==> flow/design.v <==
module router (
    input logic clk,
    input logic rst_n,
    input logic [3:0]  req_i,       
    input logic [31:0] data_n_i,
    input logic [31:0] data_s_i,
    input logic [31:0] data_e_i,
    input logic [31:0] data_w_i,
    input logic        yumi_i,     
    output logic [31:0] data_o,
    output logic        valid_o,
    output logic        busy_o
);
    logic [31:0] buffer [0:63];      
    logic [5:0]  write_ptr, read_ptr; 
    logic [6:0]  count;              
    logic write_en;
    logic read_en;
    assign write_en = (|req_i) && (count < 64);
    assign read_en  = (count > 0) && yumi_i;
    always_ff @(posedge clk or negedge rst_n) begin
        if (!rst_n) begin
            write_ptr <= 0;
            read_ptr  <= 0;
            count     <= 0;
            busy_o    <= 0;
            valid_o   <= 0;
            data_o    <= 0;
        end else begin
            if (write_en) begin
                if (req_i[0])      buffer[write_ptr] <= data_n_i;
                else if (req_i[1]) buffer[write_ptr] <= data_s_i;
                else if (req_i[2]) buffer[write_ptr] <= data_e_i;
                else if (req_i[3]) buffer[write_ptr] <= data_w_i;
                write_ptr <= write_ptr + 1;
            end
            if (read_en) begin
                data_o    <= buffer[read_ptr];
                valid_o   <= 1;
                read_ptr  <= read_ptr + 1;
            end else begin
                valid_o <= 0;
            end
            if (write_en && !read_en) begin
                count <= count + 1;           
            end 
            else if (!write_en && read_en) begin
                count <= count - 1;           
            end
            if (count >= 60) busy_o <= 1; 
            else             busy_o <= 0;
        end
    end
endmodule
* From RTL to reports: router *
Tool output for the design above, in the order of the flow.
Line numbers count from 1 in the design file above.
The mark -- stands for no value.

inputs
  top module = router
  clock = clk
  library = sky130hd
  library corner = tt_025C_1v80

* Word level *
Yosys after proc, flatten, opt, wreduce and memory -nomap, before mapping. Print and check cells are not counted.

cells by class
  add/subtract/negate cells = 4
  order comparisons = 3
  eq/ne operators = 126
  muxes and demuxes = 517
  reduce/logical cells = 75

operators with widths
  operator                                              number
  two-way mux 32 bit                                    512
  case mux 32 bit (select 64 bit)                       1
  equality test 6 bit (second input constant)           64
  AND reduction 4 bit                                   64
  equality test 6 x 5 -> 1 bit (second input constant)  32
  equality test 6 x 4 -> 1 bit (second input constant)  16
  equality test 6 x 3 -> 1 bit (second input constant)  8
  equality test 6 x 2 -> 1 bit (second input constant)  4
  two-way mux 7 bit                                     2
  adder 6 x 1 -> 6 bit (second input constant)          2
  equality test 6 x 1 -> 1 bit (second input constant)  2
  zero test 6 bit                                       2
  adder 7 x 1 -> 7 bit (second input constant)          1
  subtractor 7 x 1 -> 7 bit (second input constant)     1
  > comparator 7 x 1 -> 1 bit (second input constant)   1
  >= comparator 7 x 6 -> 1 bit (second input constant)  1
  < comparator 7 bit (second input constant)            1
  logical AND 1 bit                                     4
  nonzero test 4 bit                                    1
  OR reduction 4 bit                                    1
  zero test 1 bit                                       2
  nonzero test 2 bit                                    1
  two-way mux 1 bit                                     2

storage and ports
  flip-flop bits (word level) = 2101
  output and inout bits = 34
  cells after elaboration = 795

* Depth *
Yosys ltp: most cells in a row. Word level: on the elaborated netlist, between registers, memories and ports. Mapped: between sequential cells and ports; inverters and the memories' decode and read muxes count.

logic depth
  depth in word-level cells = 6
  ABC_AREA = 0
  depth in mapped cells = 14
  depth with buffers taken out = 12

* Netlist *
Source: synth_stat.txt of the flow (Yosys; design flattened, memories mapped). It holds for the ABC_AREA given above (unset counts as 0); a run with the other value may have another netlist.

synthesis totals
  standard cells after synthesis = 4481
  mapped area = 77869.7 um^2
  flip-flops = 2101

cell types
  type                       number  total area (um^2)
  sky130_fd_sc_hd__edfxtp_1  2048    6.15E+04
  sky130_fd_sc_hd__a22oi_1   802     6.02E+03
  sky130_fd_sc_hd__dfrtp_1   53      1.33E+03
  sky130_fd_sc_hd__nand4_1   167     1.04E+03
  sky130_fd_sc_hd__clkbuf_1  209     784.502
  sky130_fd_sc_hd__mux2i_1   78      780.749
  sky130_fd_sc_hd__nand2_1   191     716.938
  sky130_fd_sc_hd__nor2_1    164     615.59
  sky130_fd_sc_hd__a21oi_1   95      475.456
  sky130_fd_sc_hd__a22o_1    47      411.645
  sky130_fd_sc_hd__and3_1    57      356.592
  sky130_fd_sc_hd__and2_1    48      300.288
  sky130_fd_sc_hd__a222oi_1  29      290.278
  sky130_fd_sc_hd__o21ai_0   58      290.278
  sky130_fd_sc_hd__buf_2     53      265.254
  sky130_fd_sc_hd__nor4_1    33      206.448
  sky130_fd_sc_hd__ha_1      15      187.68
  sky130_fd_sc_hd__nand3_1   35      175.168

Other cell types: 42; their cells: 299.

* Path before layout *
Source: OpenSTA report_checks on the synthesized netlist (no wires, ideal clock, input and output delay 20% of the period each), path of least setup slack; recovery checks are left aside. Register names are those of the netlist, which keeps one name where synthesis merged equal registers.

timing path post-synthesis
  path kind = input port to flip-flop
  from = in req_i[2]
  to = reg buffer[0][3]
  clock period = 5000 ps
  library setup time = 702 ps
  launch time at the first pin = 1000 ps
  data arrival time = 4501 ps
  setup slack = -203 ps
  path delay = 4203 ps
  stages on the path = 6
  period reached after synthesis = 5203 ps

"path delay" = arrival - input delay + setup time.
"stages on the path": output pins that drive a net of the path, with the launching flip-flop's if there is one; two outputs of one cell count as two.
"period reached after synthesis" = period - worst setup slack (recovery checks aside). The figure is calculated, with input and output delays left at 20% of the set period.
The rows between start and end are the longest chain of elaborated cells between them; the timing report does not say that the signal goes this way. Where chains are equally long, one stands for them.
Each line given opens the expression or statement behind the cell; cells for indexed reads and writes are added by Yosys, which also makes memories of some case tables.
A register here has more assigning lines than the two given.
Ways into the end's enable are left out, as the timed path ends at the data pin.

between the ends, post-synthesis
  cell sequence = sky130_fd_sc_hd__clkbuf_1 -> sky130_fd_sc_hd__buf_1 -> sky130_fd_sc_hd__mux2i_1 -> sky130_fd_sc_hd__nor2_1 -> sky130_fd_sc_hd__a21oi_1 -> sky130_fd_sc_hd__o21ai_0
  cells in the longest elaborated chain = 3
  elaborated cells on any way between the ends = 3
  source lines of those cells = 3
  classes of those cells = mux: 3

RTL lines, path post-synthesis
  item                RTL line  source
  from (decl)         4         input logic [3:0]  req_i,
  two-way mux 32 bit  33        else if (req_i[2]) buffer[write_ptr] <= data_e_i;
  two-way mux 32 bit  32        else if (req_i[1]) buffer[write_ptr] <= data_s_i;
  two-way mux 32 bit  31        if (req_i[0])      buffer[write_ptr] <= data_n_i;
  to (assign)         31
  to (assign)         32
  to (decl)           14        logic [31:0] buffer [0:63];

* Timing after layout *
Path of least setup slack in the final report of run 1 (OpenROAD, finished layout, wires in). Where an end is a register, its clock arrival counts in the times.
The path's times are printed in steps of 10 ps; the period is the one set.

timing path post-layout
  path kind = flip-flop to flip-flop
  from = reg read_ptr[2]
  to = reg data_o[6]
  clock period = 4580 ps
  library setup time = 140 ps
  launch time at the first pin = 850 ps
  data arrival time = 4890 ps
  setup slack = 400 ps
  stages on the path = 9

The rows between start and end are the longest chain of elaborated cells between them; the timing report does not say that the signal goes this way. Where chains are equally long, one stands for them.

between the ends, post-layout
  cell sequence = sky130_fd_sc_hd__dfrtp_1 -> sky130_fd_sc_hd__buf_4 -> sky130_fd_sc_hd__and3b_1 -> sky130_fd_sc_hd__and2_2 -> sky130_fd_sc_hd__a2111oi_0 -> sky130_fd_sc_hd__nand3_1 -> sky130_fd_sc_hd__nor4_1 -> sky130_fd_sc_hd__and3_1 -> sky130_fd_sc_hd__o221ai_1
  cells in the longest elaborated chain = 2
  elaborated cells on any way between the ends = 65
  source lines of those cells = 1
  classes of those cells = eq/ne: 63; mux: 1; reduce/logical: 1

RTL lines, path post-layout
  item                             RTL line  source
  from (decl)                      15        logic [5:0]  write_ptr, read_ptr;
  from (assign)                    24        read_ptr  <= 0;
  from (assign)                    40        read_ptr  <= read_ptr + 1;
  equality test 6 bit              38        data_o    <= buffer[read_ptr];
  case mux 32 bit (select 64 bit)  38
  to (assign)                      28        data_o    <= 0;
  to (assign)                      38
  to (decl)                        10        output logic [31:0] data_o,

## Implementation results

Measured results for router: 5 stored runs of the Yosys and OpenROAD flow on sky130hd. The settings differ; the order carries no meaning. The constraints put input and output delay at 20% of the set period each and load the outputs with 0.01 pF.
By "reached clock period" is meant the clock period of the run minus its worst setup slack. This is arithmetic on one report: input and output delays are still those of the set period (20% each).
"critical setup path time" means the part of the period allowed to the worst setup path (the constraints hold back 20% at inputs and 20% at outputs) less its slack; where the path has registers, the arrival times of their clocks count too.
"total power after layout" is the tool's figure for a default switching activity; nothing was simulated.
"critical setup path time" is known to 10 ps.
Settings: . = not set for that run.

setting or result                        run 1                   run 2                   run 3                   run 4                   run 5
CORE_UTILIZATION                         50                      49                      63                      46                      40
PLACE_DENSITY                            0.6                     .                       0.6                     .                       0.54
period_ns                                4.58                    5.44                    4.58                    3.77                    2.72
CAP_MARGIN                               20                      15                      20                      30                      20
CORE_MARGIN                              2                       2                       2                       2                       2
SLEW_MARGIN                              20                      20                      20                      20                      20
CELL_PAD_IN_SITES_DETAIL_PLACEMENT       .                       0                       .                       .                       1
CELL_PAD_IN_SITES_GLOBAL_PLACEMENT       .                       0                       .                       1                       2
CORE_ASPECT_RATIO                        .                       0.52                    .                       1.5                     0.71
GPL_TIMING_DRIVEN                        .                       0                       .                       0                       1
PLACE_DENSITY_LB_ADDON                   .                       0.26                    .                       0.01                    .
SETUP_SLACK_MARGIN                       .                       0.77                    .                       1.05                    .
ABC_AREA                                 .                       .                       .                       1                       .
GPL_ROUTABILITY_DRIVEN                   .                       .                       .                       0                       .
TNS_END_PERCENT                          .                       .                       .                       40                      80
CTS_CLUSTER_DIAMETER                     .                       .                       .                       .                       380
MAX_ROUTING_LAYER                        .                       .                       .                       .                       met5
reached clock period (ps)                4177                    4864                    3949                    2812                    3062
utilization after routing (%)            59.0                    59.4                    73.8                    56.7                    52.7
area inside the die boundary (um^2)      158914.0                162294.0                126430.0                186827.0                198270.0
std-cell area (final layout) (um^2)      91163.7                 93704.9                 90167.7                 103378.0                102053.0
critical setup path time (ps)            4180                    4860                    3950                    2810                    3060
class of the worst setup path            flip-flop to flip-flop  flip-flop to flip-flop  flip-flop to flip-flop  flip-flop to flip-flop  flip-flop to flip-flop
worst slack on setup checks (ps)         403                     576                     631                     958                     -342
final setup TNS (ps)                     0                       0                       0                       0                       -8046
mapped cell area after synthesis (um^2)  77869.7                 77869.7                 77869.7                 84325.9                 77869.7
total power after layout (mW)            47.582                  40.598                  47.131                  65.138                  91.080
